==> flow/design.v <==
module fullAdder(input logic a,b,cin,
					  output logic out,cout);
	assign out = (a ^ b) ^ cin;
	assign cout = ( b & cin) | (a & b) | (a & cin);
endmodule
module nBitsADD #(parameter N=32)
					  (input logic [N-1:0] a,b,
					   input logic cin,
					   output logic [N-1:0] out,
					   output logic overflow,cout);
	logic [N-1:0] carry;  
   genvar i;
   generate 
		for(i=0;i<N;i=i+1)
			begin: generateNbitAdder
				if(i==0)
					fullAdder f(a[0],b[0],cin,out[0],carry[0]); 
				else
					fullAdder f(a[i],b[i],carry[i-1],out[i],carry[i]);
			end
   endgenerate
	assign cout = carry[N-1];
	assign overflow = (carry[N-1] ^ carry[N-2]) | 1'b0;  
endmodule 
module Register #(parameter N=32)
					  (input logic [N-1:0] in,
						input logic clk, rst, enable,
						output logic [N-1:0] out);
	always_ff @ (posedge clk) begin
		if (rst) out<={N{1'b0}};
		else if (enable) out<=in;
		else out<=out;
	end	
endmodule 
module mux4 #(parameter N=32)
				 (input logic [N-1:0]in0,in1,in2,in3,in4,in5,in6,in7,in8,in9,in10,in11,in12,in13,in14,in15,
				  input logic [3:0] sel,
				  output logic [N-1:0]out);
	assign out=(sel == 4'b0)? in0 : (sel == 4'b1)? in1 : (sel == 4'b10)? in2 : (sel == 4'b11)? in3 :
				  (sel == 4'b100)? in4 : (sel == 4'b101)? in5 : (sel == 4'b110)? in6 : (sel == 4'b111)? in7 :
				  (sel == 4'b1000)? in8 : (sel == 4'b1001)? in9 : (sel == 4'b1010)? in10 : (sel == 4'b1011)? in11 :
				  (sel == 4'b1100)? in12 : (sel == 4'b1101)? in13 : (sel == 4'b1110)? in14 : in15;				
endmodule
module nBitsAND #(parameter N=32)
					  (input logic [N-1:0]a,b,
						output logic [N-1:0]out);
	assign out = a & b;
endmodule 
module nBitsOR #(parameter N=32)
					 (input logic [N-1:0]a,b,
					  output logic [N-1:0]out);
	assign out = a | b;
endmodule 
module nBitsNOT #(parameter N=32)
					  (input logic [N-1:0]a,
						output logic [N-1:0]out);
	assign out = ~a;
endmodule 
module nBitsC2 #(parameter N=32)
					 (input logic [N-1:0]a,
					  output logic [N-1:0]out);
	assign out = (~a) + 1'b1;
endmodule 
module nBitsShift	#(parameter N=32)
						 (input logic [N-1:0] a,
						  input logic [N-1:0]shamt,
						  input logic sel,  
						  output logic [N-1:0] out);
	logic [N-1:0] outIzq, outDer;
	assign outDer = a>>shamt;		
	assign outIzq = a<<shamt;
	assign out = (sel == 1'b0) ? outDer : outIzq;
endmodule
module ALU #(parameter N=32)
				(input logic [N-1:0] a, b,
				 input logic [3:0] sel,
				 output logic z, n, v,  
				 output logic [N-1:0] result);
	logic [N-1:0] outAND, outOR, outADD, selB, outC2, outShift, nLO, nHI, Ra, Rb;
	logic HI, LO, selShift, cout; 
	assign HI = 1'b1;
	assign LO = 1'b0;
	assign nLO = {N{LO}};
	assign nHI = {N{HI}};
	assign selShift = (sel == 4'b11) ? HI : LO;  
	assign selB = (sel == 4'b1) ? Rb : outC2;  
	assign n = result[N-1];
	assign z = (result == nLO) ? 1'b1 : 1'b0;
	assign Ra = (sel != 4'b1001)? a : b;
	assign Rb = (sel != 4'b1001)? b : a;
	nBitsAND #(N) AND (Ra, Rb, outAND);
	nBitsADD #(N) ADD (Ra, selB, LO, outADD, v, cout);
	nBitsOR #(N) OR (Ra, Rb, outOR);
	nBitsC2 #(N) C2 (Rb, outC2);
	nBitsShift #(N) SHIFT (Ra, Rb, selShift, outShift);
	mux4 #(N) MUX (nLO, outADD, outADD, outShift, outShift, outAND, outOR, Rb, Ra, outADD, nHI, nHI, nHI, nHI, nHI, nHI,
						sel, result);
endmodule
module AverageUnit #(parameter N=32)
						  (input logic [N-1:0] pixel,
							output logic [N-1:0] out);
	logic [9:0] outADD1, outADD2, etapa1, etapa2, etapa3;
	nBitsADD #(10) ADD1 ({2'b0,pixel[7:0]},{2'b0,pixel[15:8]},1'b0,outADD1);
	nBitsADD #(10) ADD2 ({2'b0,pixel[23:16]}, outADD1, 1'b0, outADD2);
	nBitsADD #(10) ADD3 (outADD2, outADD2>>2'b10, 1'b0, etapa1);
	nBitsADD #(10) ADD4 (etapa1, etapa1>>3'b100, 1'b0, etapa2);
	nBitsADD #(10) ADD5 (etapa2, etapa2>>4'b1000, 1'b0, etapa3);
	assign out = etapa3>>2'b10;
endmodule 
module UmbralUnit #(parameter N=32)
						 (input logic [N-1:0] pixel,
						  input logic [N-1:0] umbral,
						  output logic  out);
	assign out = (pixel[7:0]>=umbral)? 1 : 0;
endmodule 
module PAU #(parameter N=32)
				(input logic [N-1:0] pix, umbral,
				 input logic sel,
				 output logic [N-1:0] out);
	logic [N-1:0] outProm, outUmb;
	logic umb;
	AverageUnit #(N) Prom (pix, outProm);
	UmbralUnit #(N) Umb (pix, umbral, umb);
	assign outUmb = {{(N-1){1'b0}}, umb};  
	assign out = (sel)?  outUmb : outProm;  
endmodule 
module mux3 #(parameter N=32)
				 (input logic [N-1:0] in1, in2, in3, in4, in5, in6, in7, in8,
				  input logic [2:0] sel,
				  output logic [N-1:0] out);
	assign out = (sel == 3'b0) ? in1 : (sel == 3'b1) ? in2 : (sel == 3'b10) ? in3 : (sel == 3'b11) ? in4 : 
					 (sel == 3'b100) ? in5 : (sel == 3'b101) ? in6 : (sel == 3'b110) ? in7 : in8;
endmodule
module ConditionalUnit (input logic z, v, n, enable1, enable2, clk, rst,  
								input logic [2:0] cond,  
								output logic out);  
	logic [2:0] regMem, regFlags;
	logic outCond;
	assign regFlags[0]=z;
	assign regFlags[1]=v;
	assign regFlags[2]=n;
	Register #(3) REG (regFlags, clk, rst, enable1, regMem);
	mux3 #(1) MUX (regMem[0] & 1'b1,  
					 ~(regMem[0] ^ 1'b0),  
					 ~(regMem[2] ^ regMem[1]),  
						regMem[2] ^ regMem[1],  
					 ~(regMem[0] ^ 1'b0) & ~(regMem[2] ^ regMem[1]),  
						(regMem[0] & 1'b1) | (regMem[2] ^ regMem[1]),  
						1'b0,  
						1'b1,  
						cond, outCond);
	assign out = (enable2) ? outCond : 1'b0 ;
endmodule 
module ControlUnit(input logic [9:0] InstHeader,
						 output logic RnSrc, ImmSrc, RsSrc, ResultSrc, IOFlag, PAUOp, ImmExt, FlagWrite, ALUSrc, BranchInst, MemWrite, RegWrite, MemPWrite,
						 output logic [3:0] ALUControl,
						 output logic [2:0] CondFlag,
						 output logic [1:0] MemToReg);
	always_comb begin
		if (InstHeader[6:5] == 2'b0) begin  
			if (InstHeader[4]) begin  
				if(InstHeader[3:0] == 4'b1) begin  
					RnSrc = 1'b0;
					ImmSrc = 1'b0;
					ImmExt = 1'b1;
					RegWrite = 1'b1;
					RsSrc = 1'b0;
					PAUOp = 1'b0;
					FlagWrite = 1'b0;
					ALUSrc = 1'b1;
					BranchInst = 1'b0;
					ALUControl = 4'b10;
					CondFlag = InstHeader[9:7];  
					ResultSrc = 1'b0;
					MemWrite = 1'b0;
					MemPWrite = 1'b0;
					IOFlag = 1'b0;
					MemToReg = 2'b1;
				end
				else if(InstHeader[3:0] == 4'b10) begin  
					RnSrc = 1'b0;
					ImmSrc = 1'b0;
					ImmExt = 1'b1;
					RegWrite = 1'b1;
					RsSrc = 1'b0;
					PAUOp = 1'b0;
					FlagWrite = 1'b0;
					ALUSrc = 1'b1;
					BranchInst = 1'b0;
					ALUControl = 4'b1;
					CondFlag = InstHeader[9:7];  
					ResultSrc = 1'b0;
					MemWrite = 1'b0;
					MemPWrite = 1'b0;
					IOFlag = 1'b0;
					MemToReg = 2'b1;
				end
				else if(InstHeader[3:0] == 4'b11) begin 
					RnSrc = 1'b0;
					ImmSrc = 1'b0;
					ImmExt = 1'b1;
					RegWrite = 1'b1;
					RsSrc = 1'b0;
					PAUOp = 1'b0;
					FlagWrite = 1'b0;
					ALUSrc = 1'b1;
					BranchInst = 1'b0;
					ALUControl = 4'b0111;
					CondFlag = InstHeader[9:7];  
					ResultSrc = 1'b0;
					MemWrite = 1'b0;
					MemPWrite = 1'b0;
					IOFlag = 1'b0;
					MemToReg = 2'b01;
				end
				else if(InstHeader[3:0] == 4'b110) begin 
					RnSrc = 1'b0;
					ImmSrc = 1'b0;
					ImmExt = 1'b0;
					RegWrite = 1'b1;
					RsSrc = 1'b0;
					PAUOp = 1'b0;
					FlagWrite = 1'b0;
					ALUSrc = 1'b1;
					BranchInst = 1'b0;
					ALUControl = 4'b110;
					CondFlag = InstHeader[9:7];  
					ResultSrc = 1'b0;
					MemWrite = 1'b0;
					MemPWrite = 1'b0;
					IOFlag = 1'b0;
					MemToReg = 2'b1;
				end
				else if(InstHeader[3:0] == 4'b111) begin 
					RnSrc = 1'b1;
					ImmSrc = 1'b0;
					ImmExt = 1'b1;
					RegWrite = 1'b0;
					RsSrc = 1'b0;
					PAUOp = 1'b0;
					FlagWrite = 1'b1;
					ALUSrc = 1'b1;
					BranchInst = 1'b0;
					ALUControl = 4'b10;
					CondFlag = InstHeader[9:7];  
					ResultSrc = 1'b0;
					MemWrite = 1'b0;
					MemPWrite = 1'b0;
					IOFlag = 1'b0;
					MemToReg = 2'b01;
				end
				else if(InstHeader[3:0] == 4'b1000) begin 
					RnSrc = 1'b0;
					ImmSrc = 1'b0;
					ImmExt = 1'b0;
					RegWrite = 1'b1;
					RsSrc = 1'b0;
					PAUOp = 1'b0;
					FlagWrite = 1'b0;
					ALUSrc = 1'b1;
					BranchInst = 1'b0;
					ALUControl = 4'b11;
					CondFlag = InstHeader[9:7];  
					ResultSrc = 1'b0;
					MemWrite = 1'b0;
					MemPWrite = 1'b0;
					IOFlag = 1'b0;
					MemToReg = 2'b1;
				end
				else if(InstHeader[3:0] == 4'b1001) begin 
					RnSrc = 1'b0;
					ImmSrc = 1'b0;
					ImmExt = 1'b0;
					RegWrite = 1'b1;
					RsSrc = 1'b0;
					PAUOp = 1'b0;
					FlagWrite = 1'b0;
					ALUSrc = 1'b1;
					BranchInst = 1'b0;
					ALUControl = 4'b100;
					CondFlag = InstHeader[9:7];  
					ResultSrc = 1'b0;
					MemWrite = 1'b0;
					MemPWrite = 1'b0;
					IOFlag = 1'b0;
					MemToReg = 2'b1;
				end
				else begin 
					RnSrc = 1'b0;
					ImmSrc = 1'b0;
					ImmExt = 1'b0;
					RegWrite = 1'b0;
					RsSrc = 1'b0;
					PAUOp = 1'b0;
					FlagWrite = 1'b0;
					ALUSrc = 1'b0;
					BranchInst = 1'b0;
					ALUControl = 4'b0;
					CondFlag = 3'b0;
					ResultSrc = 1'b0;
					MemWrite = 1'b0;
					MemPWrite = 1'b0;
					IOFlag = 1'b0;
					MemToReg = 2'b0;
				end
			end
			else begin  
				if(InstHeader[3:0] == 4'b1) begin  
					RnSrc = 1'b0;
					ImmSrc = 1'b0;
					ImmExt = 1'b0;
					RegWrite = 1'b1;
					RsSrc = 1'b0;
					PAUOp = 1'b0;
					FlagWrite = 1'b0;
					ALUSrc = 1'b0;
					BranchInst = 1'b0;
					ALUControl = 4'b10;
					CondFlag = InstHeader[9:7];  
					ResultSrc = 1'b0;
					MemWrite = 1'b0;
					MemPWrite = 1'b0;
					IOFlag = 1'b0;
					MemToReg = 2'b1;
				end
				else if(InstHeader[3:0] == 4'b10) begin  
					RnSrc = 1'b0;
					ImmSrc = 1'b0;
					ImmExt = 1'b0;
					RegWrite = 1'b1;
					RsSrc = 1'b0;
					PAUOp = 1'b0;
					FlagWrite = 1'b0;
					ALUSrc = 1'b0;
					BranchInst = 1'b0;
					ALUControl = 4'b1;
					CondFlag = InstHeader[9:7];  
					ResultSrc = 1'b0;
					MemWrite = 1'b0;
					MemPWrite = 1'b0;
					IOFlag = 1'b0;
					MemToReg = 2'b1;
				end
				else if (InstHeader[3:0] == 4'b11) begin  
					RnSrc = 1'b0;
					ImmSrc = 1'b0;
					ImmExt = 1'b0;
					RegWrite = 1'b1;
					RsSrc = 1'b1;
					PAUOp = 1'b0;
					FlagWrite = 1'b0;
					ALUSrc = 1'b0;
					BranchInst = 1'b0;
					ALUControl = 4'b1000;
					CondFlag = InstHeader[9:7];  
					ResultSrc = 1'b0;
					MemWrite = 1'b0;
					MemPWrite = 1'b0;
					IOFlag = 1'b0;
					MemToReg = 2'b01;
				end
				else if (InstHeader[3:0] == 4'b110) begin  
					RnSrc = 1'b0;
					ImmSrc = 1'b0;
					ImmExt = 1'b0;
					RegWrite = 1'b1;
					RsSrc = 1'b0;
					PAUOp = 1'b0;
					FlagWrite = 1'b0;
					ALUSrc = 1'b0;
					BranchInst = 1'b0;
					ALUControl = 4'b110;
					CondFlag = InstHeader[9:7];  
					ResultSrc = 1'b0;
					MemWrite = 1'b0;
					MemPWrite = 1'b0;
					IOFlag = 1'b0;
					MemToReg = 2'b1;
				end
				else if (InstHeader[3:0] == 4'b111) begin  
					RnSrc = 1'b0;
					ImmSrc = 1'b0;
					ImmExt = 1'b0;
					RegWrite = 1'b0;
					RsSrc = 1'b1;
					PAUOp = 1'b0;
					FlagWrite = 1'b1;
					ALUSrc = 1'b0;
					BranchInst = 1'b0;
					ALUControl = 4'b1001;
					CondFlag = InstHeader[9:7];  
					ResultSrc = 1'b0;
					MemWrite = 1'b0;
					MemPWrite = 1'b0;
					IOFlag = 1'b0;
					MemToReg = 2'b0;
				end
				else if (InstHeader[3:0] == 4'b1000) begin  
					RnSrc = 1'b0;
					ImmSrc = 1'b0;
					ImmExt = 1'b0;
					RegWrite = 1'b1;
					RsSrc = 1'b0;
					PAUOp = 1'b0;
					FlagWrite = 1'b0;
					ALUSrc = 1'b0;
					BranchInst = 1'b0;
					ALUControl = 4'b11;
					CondFlag = InstHeader[9:7];  
					ResultSrc = 1'b0;
					MemWrite = 1'b0;
					MemPWrite = 1'b0;
					IOFlag = 1'b0;
					MemToReg = 2'b1;
				end
				else if (InstHeader[3:0] == 4'b1001) begin  
					RnSrc = 1'b0;
					ImmSrc = 1'b0;
					ImmExt = 1'b0;
					RegWrite = 1'b1;
					RsSrc = 1'b0;
					PAUOp = 1'b0;
					FlagWrite = 1'b0;
					ALUSrc = 1'b0;
					BranchInst = 1'b0;
					ALUControl = 4'b100;
					CondFlag = InstHeader[9:7];  
					ResultSrc = 1'b0;
					MemWrite = 1'b0;
					MemPWrite = 1'b0;
					IOFlag = 1'b0;
					MemToReg = 2'b1;
				end
				else if (InstHeader[3:0] == 4'b1010) begin  
					RnSrc = 1'b0;
					ImmSrc = 1'b0;
					ImmExt = 1'b0;
					RegWrite = 1'b1;
					RsSrc = 1'b0;
					PAUOp = 1'b0;
					FlagWrite = 1'b0;
					ALUSrc = 1'b0;
					BranchInst = 1'b0;
					ALUControl = 4'b0;
					CondFlag = InstHeader[9:7];  
					ResultSrc = 1'b1;
					MemWrite = 1'b0;
					MemPWrite = 1'b0;
					IOFlag = 1'b0;
					MemToReg = 2'b1;
				end
				else if (InstHeader[3:0] == 4'b1011) begin  
					RnSrc = 1'b0;
					ImmSrc = 1'b0;
					ImmExt = 1'b0;
					RegWrite = 1'b1;
					RsSrc = 1'b0;
					PAUOp = 1'b1;
					FlagWrite = 1'b0;
					ALUSrc = 1'b0;
					BranchInst = 1'b0;
					ALUControl = 4'b0;
					CondFlag = InstHeader[9:7];  
					ResultSrc = 1'b1;
					MemWrite = 1'b0;
					MemPWrite = 1'b0;
					IOFlag = 1'b0;
					MemToReg = 2'b1;
				end
				else begin  
					RnSrc = 1'b0;
					ImmSrc = 1'b0;
					ImmExt = 1'b0;
					RegWrite = 1'b0;
					RsSrc = 1'b0;
					PAUOp = 1'b0;
					FlagWrite = 1'b0;
					ALUSrc = 1'b0;
					BranchInst = 1'b0;
					ALUControl = 4'b0;
					CondFlag = 3'b0;
					ResultSrc = 1'b0;
					MemWrite = 1'b0;
					MemPWrite = 1'b0;
					IOFlag = 1'b0;
					MemToReg = 2'b0;
				end
			end
		end
		else if(InstHeader[6:5] == 2'b1) begin  
			if (InstHeader[4:3] == 2'b0) begin  
				RnSrc = 1'b0;
				ImmSrc = 1'b0;
				ImmExt = 1'b1;
				RegWrite = 1'b0;
				RsSrc = 1'b1;
				PAUOp = 1'b0;
				FlagWrite = 1'b0;
				ALUSrc = 1'b1;
				BranchInst = 1'b0;
				ALUControl = 4'b1;
				CondFlag = 3'b0;
				ResultSrc = 1'b0;
				MemWrite = 1'b1;
				MemPWrite = 1'b0;
				IOFlag = 1'b0;
				MemToReg = 2'b0;
			end
			else if (InstHeader[4:3] == 2'b1) begin  
				RnSrc = 1'b0;
				ImmSrc = 1'b0;
				ImmExt = 1'b0;
				RegWrite = 1'b1;
				RsSrc = 1'b1;
				PAUOp = 1'b0;
				FlagWrite = 1'b0;
				ALUSrc = 1'b0;
				BranchInst = 1'b0;
				ALUControl = 4'b1000;
				CondFlag = InstHeader[9:7];  
				ResultSrc = 1'b0;
				MemWrite = 1'b0;
				MemPWrite = 1'b0;
				IOFlag = 1'b0;
				MemToReg = 2'b10;
			end
			else if (InstHeader[4:3] == 2'b10) begin  
				RnSrc = 1'b0;
				ImmSrc = 1'b0;
				ImmExt = 1'b0;
				RegWrite = 1'b0;
				RsSrc = 1'b1;
				PAUOp = 1'b0;
				FlagWrite = 1'b0;
				ALUSrc = 1'b0;
				BranchInst = 1'b0;
				ALUControl = 4'b1000;
				CondFlag = InstHeader[9:7];  
				ResultSrc = 1'b0;
				MemWrite = 1'b0;
				MemPWrite = 1'b1;
				IOFlag = 1'b0;
				MemToReg = 2'b1;
			end
			else if (InstHeader[4:3] == 2'b11) begin  
				RnSrc = 1'b0;
				ImmSrc = 1'b0;
				ImmExt = 1'b1;
				RegWrite = 1'b1;
				RsSrc = 1'b1;
				PAUOp = 1'b0;
				FlagWrite = 1'b0;
				ALUSrc = 1'b1;
				BranchInst = 1'b0;
				ALUControl = 4'b1;
				CondFlag = InstHeader[9:7];  
				ResultSrc = 1'b0;
				MemWrite = 1'b0;
				MemPWrite = 1'b0;
				IOFlag = 1'b0;
				MemToReg = 2'b0;
			end
			else begin  
				RnSrc = 1'b0;
				ImmSrc = 1'b0;
				ImmExt = 1'b0;
				RegWrite = 1'b0;
				RsSrc = 1'b0;
				PAUOp = 1'b0;
				FlagWrite = 1'b0;
				ALUSrc = 1'b0;
				BranchInst = 1'b0;
				ALUControl = 4'b0;
				CondFlag = 3'b0;
				ResultSrc = 1'b0;
				MemWrite = 1'b0;
				MemPWrite = 1'b0;
				IOFlag = 1'b0;
				MemToReg = 2'b0;
			end
		end
		else if (InstHeader[6:5] == 2'b10) begin  
			RnSrc = 1'b0;
			ImmSrc = 1'b1;
			ImmExt = 1'b0;
			RegWrite = 1'b0;
			RsSrc = 1'b0;
			PAUOp = 1'b0;
			FlagWrite = 1'b0;
			ALUSrc = 1'b1;
			BranchInst = 1'b1;
			ALUControl = 4'b111;
			CondFlag = InstHeader[9:7];
			ResultSrc = 1'b0;
			MemWrite = 1'b0;
			MemPWrite = 1'b0;
			IOFlag = 1'b0;
			MemToReg = 2'b1;
		end
		else begin  
			RnSrc = 1'b0;
			ImmSrc = 1'b0;
			ImmExt = 1'b0;
			RegWrite = 1'b0;
			RsSrc = 1'b0;
			PAUOp = 1'b0;
			FlagWrite = 1'b0;
			ALUSrc = 1'b0;
			BranchInst = 1'b0;
			ALUControl = 4'b0;
			CondFlag = 3'b0;
			ResultSrc = 1'b0;
			MemWrite = 1'b0;
			MemPWrite = 1'b0;
			IOFlag = 1'b0;
			MemToReg = 2'b0;
		end
	end 
endmodule 
module Extend (input logic [26:0] imm,
					input logic ImmSrc, ImmExt,
					output logic [31:0] ExtImm);
	logic [31:0] ext14, ext27;
	assign ext14 = (ImmExt) ? { {18{ imm[13] }} , imm[13:0]} : { {18{ 1'b0 }} , imm[13:0]};  
	assign ext27 = (ImmExt) ? { {5{ imm[26] }} , imm} : { {5{ 1'b0 }} , imm };  
	assign ExtImm = (ImmSrc) ? ext27 : ext14;
endmodule 
module RegisterFile #(parameter N=4, M=32)
			(input logic clk,
			input logic rst,
			input logic WE3,
			input logic [N-1:0] A1,
			input logic [N-1:0] A2,
			input logic [N-1:0] A3,
			input logic [M-1:0] WD3,
			input logic [M-1:0] R15,
			output logic [M-1:0] RD1,
			output logic [M-1:0] RD2);
logic [31:0]rf[16];  
logic [31:0] rd1f, rd2f;
always_ff@(posedge clk)
	if (rst) begin
		for (int k = 0; k < 16; k++) rf[k] <= 32'b0;
	end
	else if (WE3) rf[A3] <= WD3;
	assign rd1f = (WE3 && A3 == A1) ? WD3 : rf[A1];
	assign rd2f = (WE3 && A3 == A2) ? WD3 : rf[A2];
	assign RD1 = (A1==4'b1111)? R15:rd1f;
	assign RD2 = (A1==4'b1111)? R15:rd2f;
endmodule
module Fetch #(parameter N = 32)
              (input  logic clk, rst, PCsrc,
		  		   input  logic [N-1:0] PCalu,
				   input  logic [N-1:0] imem_rdata,
				   output logic [N-1:0] inst,
					output logic [N-1:0] PCout);
	logic [N-1:0] PCin, PCplus1;
	Register #(N) PC (PCin, clk, rst, 1'b1, PCout);
	nBitsADD #(N) Sumador (PCout, 32'b1, 1'b0, PCplus1);
	assign inst = imem_rdata;  
	assign PCin = (PCsrc)? PCalu : PCplus1;
endmodule
module Decode #(parameter N=32)
					(input logic [N-1:0] inst, PC, DataWrite,
					 input logic [3:0] Rd,
					 input logic clk, rst, RegWrite,
					 output logic [N-1:0] Ra, Rb, ExtImm,
					 output logic [3:0] RdOut,
					 output logic MemPWrite, RegWriteOut, MemWrite, BranchInst, ALUSrc, FlagWrite, PAUOp, IOFlag, ResultSrc,
					 output logic [3:0] ALUControl,
					 output logic [2:0] CondFlag,
					 output logic [1:0] MemToReg);
	logic RnSrc, ImmSrc, RsSrc, ImmExt;
	logic [3:0] A1, A2;
	logic [26:0] ImmMux;
	ControlUnit UnidadControl (inst[31:22], RnSrc, ImmSrc, RsSrc, ResultSrc, IOFlag, PAUOp, ImmExt, FlagWrite, ALUSrc, 
										BranchInst, MemWrite, RegWriteOut, MemPWrite, ALUControl, CondFlag, MemToReg);
	RegisterFile #(4, N) BancoRegistro (clk, rst, RegWrite, A1, A2, Rd,	DataWrite, PC, Ra, Rb);
	Extend Extension (ImmMux, ImmSrc, ImmExt, ExtImm);
	assign ImmMux = (ImmSrc) ? inst[26:0] : { {13{1'b0}},inst[13:0]};
	assign A1 = (RnSrc) ? inst[17:14] : inst[21:18];
	assign A2 = (RsSrc) ? inst[17:14] : inst[13:10];
	assign RdOut = inst[17:14];
endmodule 
module Execute #(parameter N=32)
					(input logic MemPWrite, RegWrite, MemWrite, BranchInst, ALUSrc, FlagWrite, PAUOp, IOFlag, ResultSrc, clk, rst,
					 input logic [1:0] MemToReg,
					 input logic [3:0] ALUControl,
					 input logic [2:0] CondFlag,
					 input logic [31:0] Ra, Rb, ExtIm,
					 input logic [3:0] Rd,
					 output logic PCSrc, RegWriteOut, MemWriteOut, MemPWriteOut, IOFlagOut,
					 output logic [1:0] MemToRegOut,
					 output logic [N-1:0] ALUResult, WriteData, 
					 output logic [3:0] RdOut);
	logic z, v, n, enable2, condi;
	logic [31:0] ALUOut, APUout, RbMux;
	assign MemPWriteOut = MemPWrite;
	assign MemToRegOut = MemToReg;
	assign MemWriteOut = MemWrite;
	assign IOFlagOut = IOFlag;
	assign RdOut = Rd;
	assign WriteData = Rb;
	assign enable2 = BranchInst | RegWrite;  
	assign RegWriteOut = condi & RegWrite;  
	assign PCSrc = condi & BranchInst;  
	ConditionalUnit UniCondicion (z, v, n, FlagWrite, enable2, clk, rst, CondFlag, condi);
	ALU #(32) ALUnit (Ra, RbMux, ALUControl, z, n, v, ALUOut);
	PAU #(32) PAUnit (Ra, Rb,PAUOp, APUout);
	assign RbMux = (ALUSrc) ? ExtIm : Rb;
	assign ALUResult = (ResultSrc) ? APUout : ALUOut;
endmodule 
module MemoryStage #(parameter N = 32) 
						  (input logic clk, MEMWrite, MemPWrite, PCSrc, RegWrite, IOFlag,
							input logic [1:0] MemToReg,
							input logic [N-1:0] address, WriteData,
							input logic [3:0] RdIn,
							input logic [N-1:0] dmem_rdata,
							input logic [1:0] pmem_rdata,
							output logic [N-1:0] ReadDataDataMem, ReadDataPixMem, ALUresultOut,
							output logic [3:0]  RdOut,
							output logic PCSrcOut, RegWriteOut, IOFlagOut,
							output logic [1:0] MemToRegOut);
	assign ReadDataDataMem = dmem_rdata;
	assign ReadDataPixMem = {{(N-2){1'b0}}, pmem_rdata};
	assign ALUresultOut = address;
	assign RdOut = RdIn;
	assign PCSrcOut = PCSrc;
	assign RegWriteOut = RegWrite;
	assign IOFlagOut = IOFlag;
	assign MemToRegOut = MemToReg;
endmodule
module WriteBack #(parameter N=32)
						(input logic PCSrc, RegWrite, IOFlag,
						 input logic [1:0] MemToReg,
						 input logic [N-1:0] IOIn, ReadData, ReadDataP, ALUOut, 
						 input logic [3:0] Rd,
						 output logic [N-1:0] OutData, 
						 output logic [3:0] RdOut,
						 output logic PCSrcOut, RegWriteOut);
	logic [N-1:0] Result;
	assign Result = (MemToReg == 2'b0) ? ReadData : (MemToReg == 2'b1) ? ALUOut : (MemToReg == 2'b10) ? ReadDataP : 32'b0;
	assign OutData = (IOFlag) ? IOIn : Result;
	assign PCSrcOut = PCSrc;
	assign RegWriteOut = RegWrite;
	assign RdOut = Rd;
endmodule   
module ArquitecturaHybridARMIPS(input logic clk, reset,
										  output logic [31:0] imem_addr,
										  input logic [31:0] imem_rdata,
										  output logic [31:0] mem_addr,
										  output logic dmem_we,
										  output logic [31:0] dmem_wdata,
										  input logic [31:0] dmem_rdata,
										  output logic pmem_we,
										  output logic [1:0] pmem_wdata,
										  input logic [1:0] pmem_rdata,
										  output logic rf_we,
										  output logic [3:0] rf_waddr,
										  output logic [31:0] rf_wdata);
	logic enable;
	logic [31:0] inDE, PC, DataWrite, PCalu, IOIn, outFE;
	logic [3:0] Rd;
	logic PCSrc, RegWrite;
	logic [117:0] outDE, inEXE;
	logic [74:0] outEXE, inMEM;
	logic [104:0] outMEM, inWB;
	assign enable = 1'b1;
	assign IOIn = 32'b0;
	assign imem_addr = PC;
	assign mem_addr = inMEM[31:0];
	assign dmem_we = inMEM[72];
	assign dmem_wdata = inMEM[63:32];
	assign pmem_we = inMEM[73];
	assign pmem_wdata = inMEM[33:32];
	assign rf_we = RegWrite;
	assign rf_waddr = Rd;
	assign rf_wdata = DataWrite;
	Fetch #(32) IF (clk, reset, PCSrc,
		  		   DataWrite,
				   imem_rdata,
				   outFE, PC);
	Decode #(32) DE (inDE, PC, DataWrite,
					 Rd,
					 clk, reset, RegWrite,
					 outDE[95:64], outDE[63:32], outDE[31:0],  
					 outDE[99:96],  
					 outDE[100], outDE[101], outDE[102], outDE[103], outDE[104],  
					 outDE[105], outDE[106], outDE[107], outDE[108],   
					 outDE[112:109],  
					 outDE[115:113],  
					 outDE[117:116]);  
	Execute #(32) EXE (inEXE[100], inEXE[101], inEXE[102], inEXE[103], inEXE[104],  
					  inEXE[105], inEXE[106], inEXE[107], inEXE[108],  
					  clk, reset,
					  inEXE[117:116],  
					  inEXE[112:109],  
					  inEXE[115:113],  
					  inEXE[95:64], inEXE[63:32], inEXE[31:0],  
					  inEXE[99:96],  
					  outEXE[70], outEXE[71], outEXE[72], outEXE[73], outEXE[74],  
					  outEXE[69:68],  
					  outEXE[31:0], outEXE[63:32],  
					  outEXE[67:64]);  
	MemoryStage #(32) MEM (clk,
							inMEM[72], inMEM[73], inMEM[70], inMEM[71], inMEM[74],  
							inMEM[69:68],  
							inMEM[31:0], inMEM[63:32],  
							inMEM[67:64],  
							dmem_rdata, pmem_rdata,
							outMEM[31:0], outMEM[63:32], outMEM[95:64],  
							outMEM[99:96],  
							outMEM[102], outMEM[103], outMEM[104],  
							outMEM[101:100]);  
	WriteBack #(32) WB (inWB[102], inWB[103], inWB[104],  
						 inWB[101:100],  
						 IOIn, inWB[31:0], inWB[63:32], inWB[95:64],  
						 inWB[99:96],  
						 DataWrite, 
						 Rd,
						 PCSrc, RegWrite);
	Register #(32) IF_DE (outFE, clk, reset, enable, inDE);
	Register #(118) DE_EXE (outDE, clk, reset, enable, inEXE);
	Register #(75) EXE_MEM (outEXE, clk, reset, enable, inMEM);
	Register #(105) MEM_WB (outMEM, clk, reset, enable, inWB);
endmodule
-- Step by step through the tools: ArquitecturaHybridARMIPS
The steps from the RTL of ArquitecturaHybridARMIPS to its reports follow in flow order.
Lines are those of the file above, counted from 1.
Operators: Yosys type, input widths -> output width; for muxes data width and select width s.
Library cell names are shortened.
The mark n/a stands for no value.
- top module: ArquitecturaHybridARMIPS
- clock: clk
- cell library: sky130hd
- corner: tt_025C_1v80

-- After elaboration
Counts by Yosys on the flattened word-level netlist (proc, flatten, opt, wreduce; memories kept). Register bits leave out memories and registers merged into their read ports (data or address); mux counts leave out enables and synchronous resets folded into registers. Print and check cells are left out.
Memory sizes are those after Yosys's memory passes, which may raise the word count (mostly to a power of two), join words into wider ones and drop unused or constant bits.
- noted add/sub/neg operators: 1
- order comparisons: 1
- equality and inequality tests at 35
- shift-type cells at 2
- mux-type cells at 175
- bitwise logic cells at 518
- noted reductions and logical operators: 13
- operators with widths (operator ; number):
    $mux 32 ; 28
    $and 1x1->1 ; 225
    $xor 1x1->1 ; 167
    $or 1x1->1 ; 118
    $mux 1 ; 93
    $mux 4 ; 21
    $mux 3 ; 26
    $add 32x1->32 const B ; 1
    $and 32x32->32 ; 1
    $or 32x32->32 ; 1
    $shl 32x32->32 ; 1
    $shr 32x32->32 ; 1
    $not 32->32 ; 1
    $logic_not 32->1 ; 1
    $ge 8x32->1 ; 1
    $eq 4x4->1 const B ; 7
    $mux 27 ; 1
    $eq 4x3->1 const B ; 6
    $eq 4x2->1 const B ; 4
    $reduce_or 11->1 ; 1
    $reduce_or 10->1 ; 1
    $mux 2 ; 5
    $eq 3x3->1 const B ; 3
    $eq 2x2->1 const B ; 4
    $eq 4x1->1 const B ; 2
    $eq 4x4->1 ; 2
    $mux 8 ; 1
    $eq 2x1->1 const B ; 3
Other operator kinds: 11; their cells: 19.
- flip-flop bits (word level): 332
- noted bits in writable memories: 512
- memories at 1
- input bits at 68
- noted output and inout bits: 137
- memory list (memory ; words ; width ; RTL line ; source):
    DE.BancoRegistro.rf ; 16 ; 32 ; 639 ; logic [31:0]rf[16];

-- Logic depth
Yosys ltp: most cells in a row. Word level: on the elaborated netlist, between registers, memories and ports. Mapped: between sequential cells and ports; inverters and the memories' decode and read muxes count.
- noted depth in word-level cells: 109
- ABC_AREA at 0
- noted gate-level depth with buffers: 54

-- Synthesis result
The flow's flattened synthesis, as Yosys stat reports it; memories are mapped. The netlist is that of the ABC_AREA named above (0 if unset); the other value can give another one.
The area totals of this step are shown rounded.
- noted mapped cells: 5322
- cell area after synthesis at 50000 sq um
- sequential part of the area: 22000 sq um
- flip-flops: 840
- buffers at 575
- cell types (cell ; number ; total area (sq um)):
    edfxtp_1 ; 512 ; 1.54E+04
    dfxtp_1 ; 328 ; 6.57E+03
    mux4_2 ; 147 ; 3.31E+03
    nor2_1 ; 796 ; 2.99E+03
    nand2_1 ; 754 ; 2.83E+03
    mux2i_1 ; 198 ; 1.98E+03
    clkbuf_1 ; 346 ; 1.3E+03
    a21oi_1 ; 239 ; 1.2E+03
    fa_1 ; 58 ; 1.16E+03
    nor2b_1 ; 169 ; 1.06E+03
    a311oi_1 ; 102 ; 893.357
    nand3_1 ; 175 ; 875.84
    buf_4 ; 111 ; 833.299
    ha_1 ; 59 ; 738.208
    a211oi_1 ; 97 ; 728.198
    o21ai_0 ; 135 ; 675.648
    a31oi_1 ; 92 ; 575.552
    mux2_2 ; 45 ; 506.736
Not listed: further types 72, cells in them 959.
The figures by module come from a second, unflattened synthesis with its own total; it is not the netlist above.
- cells (unflattened synthesis) at 5757
- noted area (unflattened synthesis): 62000 sq um
Each row is one instance without its submodules.
- modules (module ; times used ; cells ; area (sq um) ; sequential area (sq um)):
    RegisterFile ; 1 ; 1820 ; 28000 ; 15000
    mux4 (N=32) ; 1 ; 900 ; 5900 ; 0.0
    nBitsShift (N=32) ; 1 ; 607 ; 4300 ; 0.0
    Register (N=118) ; 1 ; 380 ; 4200 ; 2400
    Register (N=105) ; 1 ; 339 ; 3800 ; 2100
    Register (N=75) ; 1 ; 242 ; 2700 ; 1500
    Register (N=32) ; 2 ; 103 ; 1200 ; 640
    fullAdder ; 114 ; 1 ; 20 ; 0.0
    Execute (N=32) ; 1 ; 116 ; 1400 ; 0.0
    ALU (N=32) ; 1 ; 295 ; 1400 ; 0.0
    WriteBack (N=32) ; 1 ; 123 ; 1300 ; 0.0
    Fetch (N=32) ; 1 ; 70 ; 790 ; 0.0
    MemoryStage (N=32) ; 1 ; 106 ; 790 ; 0.0
    nBitsC2 (N=32) ; 1 ; 91 ; 660 ; 0.0
Further modules, not shown: 14.

-- Timing after synthesis
OpenSTA on the mapped netlist: ideal clock, no wires. The path of least setup slack (recovery checks aside). Input and output delay are each 20% of the period. Register names are those of the netlist, which keeps one name where synthesis merged equal registers.
- kind: reg-to-reg
- start point: register DE_EXE.out[104]
- end point: register EXE.UniCondicion.REG.out[0]
- period: 14000 ps
- time at the first pin at 0 ps
- data arrival time: 14475 ps
- noted data required time: 13941 ps
- noted path slack: -534 ps
- path delay at 14534 ps
- driving pins on the path at 54
- buffers on the path at 6
- synthesis period reached at 14534 ps
"path delay" is the arrival time less input delay plus setup time.
"driving pins on the path": output pins that drive a net of the path, with the launching flip-flop's if there is one; two outputs of one cell count as two.
"synthesis period reached" is the clock period less the worst setup slack; recovery checks do not enter. This is arithmetic on one report: input and output delays are still those of the set period (20% each).
The rows between start and end are the longest chain of elaborated cells between them; the timing report does not say that the signal goes this way. Where chains are equally long, one stands for them.
Each line given opens the expression or statement behind the cell; cells for indexed reads and writes are added by Yosys, which also makes memories of some case tables.
At most two assigning lines are given for a register; there are more.
- cell sequence: dfxtp_1 buf_6 mux2_2 buf_2 mux2i_4 buf_2 buf_2 buf_4 buf_2 nor2_1 xnor2_1 fa_1 inv_1 fa_1 fa_1 fa_1 inv_1 fa_1 (+18 left out) fa_1 fa_1 fa_1 fa_1 fa_1 fa_1 fa_1 fa_1 inv_1 fa_1 fa_1 o221ai_1 o21ai_0 a41o_1 a31oi_1 nand4_1 nor4_1 a31o_1
- noted length of the longest elaborated chain: 109
- elaborated cells between the ends (all ways): 237
- those cells by class: add/sub: 1; shift: 2; mux: 16; logic: 217; reduce/logical: 1
- ends and longest elaborated chain, after synthesis (item ; RTL line ; source):
    from (decl) ; 28 ; output logic [N-1:0] out);
    from (assign) ; 31 ; else if (enable) out<=in;
    from (assign) ; 32 ; else out<=out;
    $mux 32 ; 710 ; assign RbMux = (ALUSrc) ? ExtIm : Rb;
    $mux 32 ; 90 ; assign Rb = (sel != 4'b1001)? b : a;
    $not 32->32 ; 62 ; assign out = (~a) + 1'b1;
    $add 32x1->32 ; 62 ;
    $mux 32 ; 86 ; assign selB = (sel == 4'b1) ? Rb : outC2;
    $and 1x1->1 x2 ; 4 ; assign cout = ( b & cin) | (a & b) | (a & cin);
    $or 1x1->1 x2 ; 4 ;
    (+85 left out) ; n/a ;
    $or 1x1->1 x2 ; 4 ;
    $xor 1x1->1 ; 3 ; assign out = (a ^ b) ^ cin;
    $mux 32 x2 ; 41 ; (sel == 4'b1000)? in8 : (sel == 4'b1001)? in9 : (sel == 4'b1010)? in10 : (sel == 4'b1011)? in11 :
    $mux 32 x4 ; 40 ; (sel == 4'b100)? in4 : (sel == 4'b101)? in5 : (sel == 4'b110)? in6 : (sel == 4'b111)? in7 :
    $mux 32 x4 ; 39 ; assign out=(sel == 4'b0)? in0 : (sel == 4'b1)? in1 : (sel == 4'b10)? in2 : (sel == 4'b11)? in3 :
    $logic_not 32->1 ; 88 ; assign z = (result == nLO) ? 1'b1 : 1'b0;
    $mux 1 ; 88 ;
    to (assign) ; 31 ;
    to (assign) ; 32 ;
    to (decl) ; 28 ;

-- Worst path after layout
Path of least setup slack in the final report of run A (OpenROAD, finished layout, wires in). Where an end is a register, its clock arrival counts in the times.
The report prints the path's times to 10 ps; the period is as set.
- kind: reg-to-reg
- start point: register DE_EXE.out[104]
- end point: register EXE.UniCondicion.REG.out[0]
- period: 20800 ps
- time at the first pin at 700 ps
- data arrival time: 16130 ps
- noted data required time: 21440 ps
- noted path slack: 5310 ps
- driving pins on the path at 49
- buffers on the path at 1
The rows between start and end are the longest chain of elaborated cells between them; the timing report does not say that the signal goes this way. Where chains are equally long, one stands for them.
At most two assigning lines are given for a register; there are more.
- cell sequence: dfxtp_4 mux2_2 mux2i_4 inv_2 buf_4 nor2_1 nor2_1 xnor2_1 fa_1 fa_1 fa_1 inv_1 fa_1 inv_1 fa_1 fa_1 inv_1 fa_1 (+13 left out) fa_1 fa_1 fa_1 fa_1 fa_1 fa_1 fa_1 fa_1 inv_1 fa_1 fa_1 o221ai_1 o21ai_0 a41o_1 a31oi_1 nand4_1 nor4_1 a31o_1
- noted length of the longest elaborated chain: 109
- elaborated cells between the ends (all ways): 237
- those cells by class: add/sub: 1; shift: 2; mux: 16; logic: 217; reduce/logical: 1
- ends and longest elaborated chain, post-layout (item ; RTL line ; source):
    from (decl) ; 28 ; output logic [N-1:0] out);
    from (assign) ; 31 ; else if (enable) out<=in;
    from (assign) ; 32 ; else out<=out;
    $mux 32 ; 710 ; assign RbMux = (ALUSrc) ? ExtIm : Rb;
    $mux 32 ; 90 ; assign Rb = (sel != 4'b1001)? b : a;
    $not 32->32 ; 62 ; assign out = (~a) + 1'b1;
    $add 32x1->32 ; 62 ;
    $mux 32 ; 86 ; assign selB = (sel == 4'b1) ? Rb : outC2;
    $and 1x1->1 x2 ; 4 ; assign cout = ( b & cin) | (a & b) | (a & cin);
    $or 1x1->1 x2 ; 4 ;
    (+85 left out) ; n/a ;
    $or 1x1->1 x2 ; 4 ;
    $xor 1x1->1 ; 3 ; assign out = (a ^ b) ^ cin;
    $mux 32 x2 ; 41 ; (sel == 4'b1000)? in8 : (sel == 4'b1001)? in9 : (sel == 4'b1010)? in10 : (sel == 4'b1011)? in11 :
    $mux 32 x4 ; 40 ; (sel == 4'b100)? in4 : (sel == 4'b101)? in5 : (sel == 4'b110)? in6 : (sel == 4'b111)? in7 :
    $mux 32 x4 ; 39 ; assign out=(sel == 4'b0)? in0 : (sel == 4'b1)? in1 : (sel == 4'b10)? in2 : (sel == 4'b11)? in3 :
    $logic_not 32->1 ; 88 ; assign z = (result == nLO) ? 1'b1 : 1'b0;
    $mux 1 ; 88 ;
    to (assign) ; 31 ;
    to (assign) ; 32 ;
    to (decl) ; 28 ;

Lab notebook: ArquitecturaHybridARMIPS

Settings and measured results of 3 stored flow runs for module ArquitecturaHybridARMIPS (sky130hd), not sorted in any way. The constraints put input and output delay at 20% of the set period each and load the outputs with 0.01 pF.
"critical setup path time" is the time allowed to the run's worst setup path (the clock period less input and output delay, where it has them) less its slack. Clock arrival times count: a late capture clock shortens it, a late launch clock lengthens it.
"critical setup path time" is given in steps of 10 ps.
Results are given in rounded form.

Run A
Settings were CTS_CLUSTER_DIAMETER = 280; period_ns = 20.8; CAP_MARGIN = 20; CORE_MARGIN = 2; CORE_UTILIZATION = 40; SLEW_MARGIN = 20
- final worst hold slack: 410 ps
- summed negative setup slack at 0 ps
- die footprint at 130000 sq um
- worst setup slack after layout at 5300 ps
- chip area after synthesis (Yosys): 50000 sq um
- critical setup path time: 15490 ps
- class of the worst setup path: reg-to-reg
- standard-cell area after layout: 56000 sq um

Run B
Settings were ABC_AREA = 1; CAP_MARGIN = 5; CELL_PAD_IN_SITES_GLOBAL_PLACEMENT = 3; CORE_MARGIN = 5; CORE_UTILIZATION = 40; CTS_CLUSTER_DIAMETER = 150; CTS_CLUSTER_SIZE = 37; HOLD_SLACK_MARGIN = 0.16; MAX_ROUTING_LAYER = met5; PLACE_DENSITY = 0.5; SETUP_SLACK_MARGIN = 0.21; SLEW_MARGIN = 15; period_ns = 13.0
- final worst hold slack: 410 ps
- standard-cell area after layout: 52000 sq um
- chip area after synthesis (Yosys): 48000 sq um
- critical setup path time: 12700 ps
- class of the worst setup path: reg-to-reg
- worst setup slack after layout at 300 ps
- die footprint at 130000 sq um
- summed negative setup slack at 0 ps

Run C
Settings were ABC_AREA = 1; CAP_MARGIN = 10; CELL_PAD_IN_SITES_GLOBAL_PLACEMENT = 3; CORE_MARGIN = 5; CORE_UTILIZATION = 40; CTS_CLUSTER_DIAMETER = 150; CTS_CLUSTER_SIZE = 57; HOLD_SLACK_MARGIN = 0.16; MAX_ROUTING_LAYER = met4; PLACE_DENSITY = 0.5; SETUP_SLACK_MARGIN = 0.21; SLEW_MARGIN = 15; period_ns = 13.0
- summed negative setup slack at 0 ps
- worst setup slack after layout at 270 ps
- standard-cell area after layout: 52000 sq um
- critical setup path time: 12730 ps
- class of the worst setup path: reg-to-reg
- chip area after synthesis (Yosys): 48000 sq um
- die footprint at 130000 sq um
- final worst hold slack: 400 ps
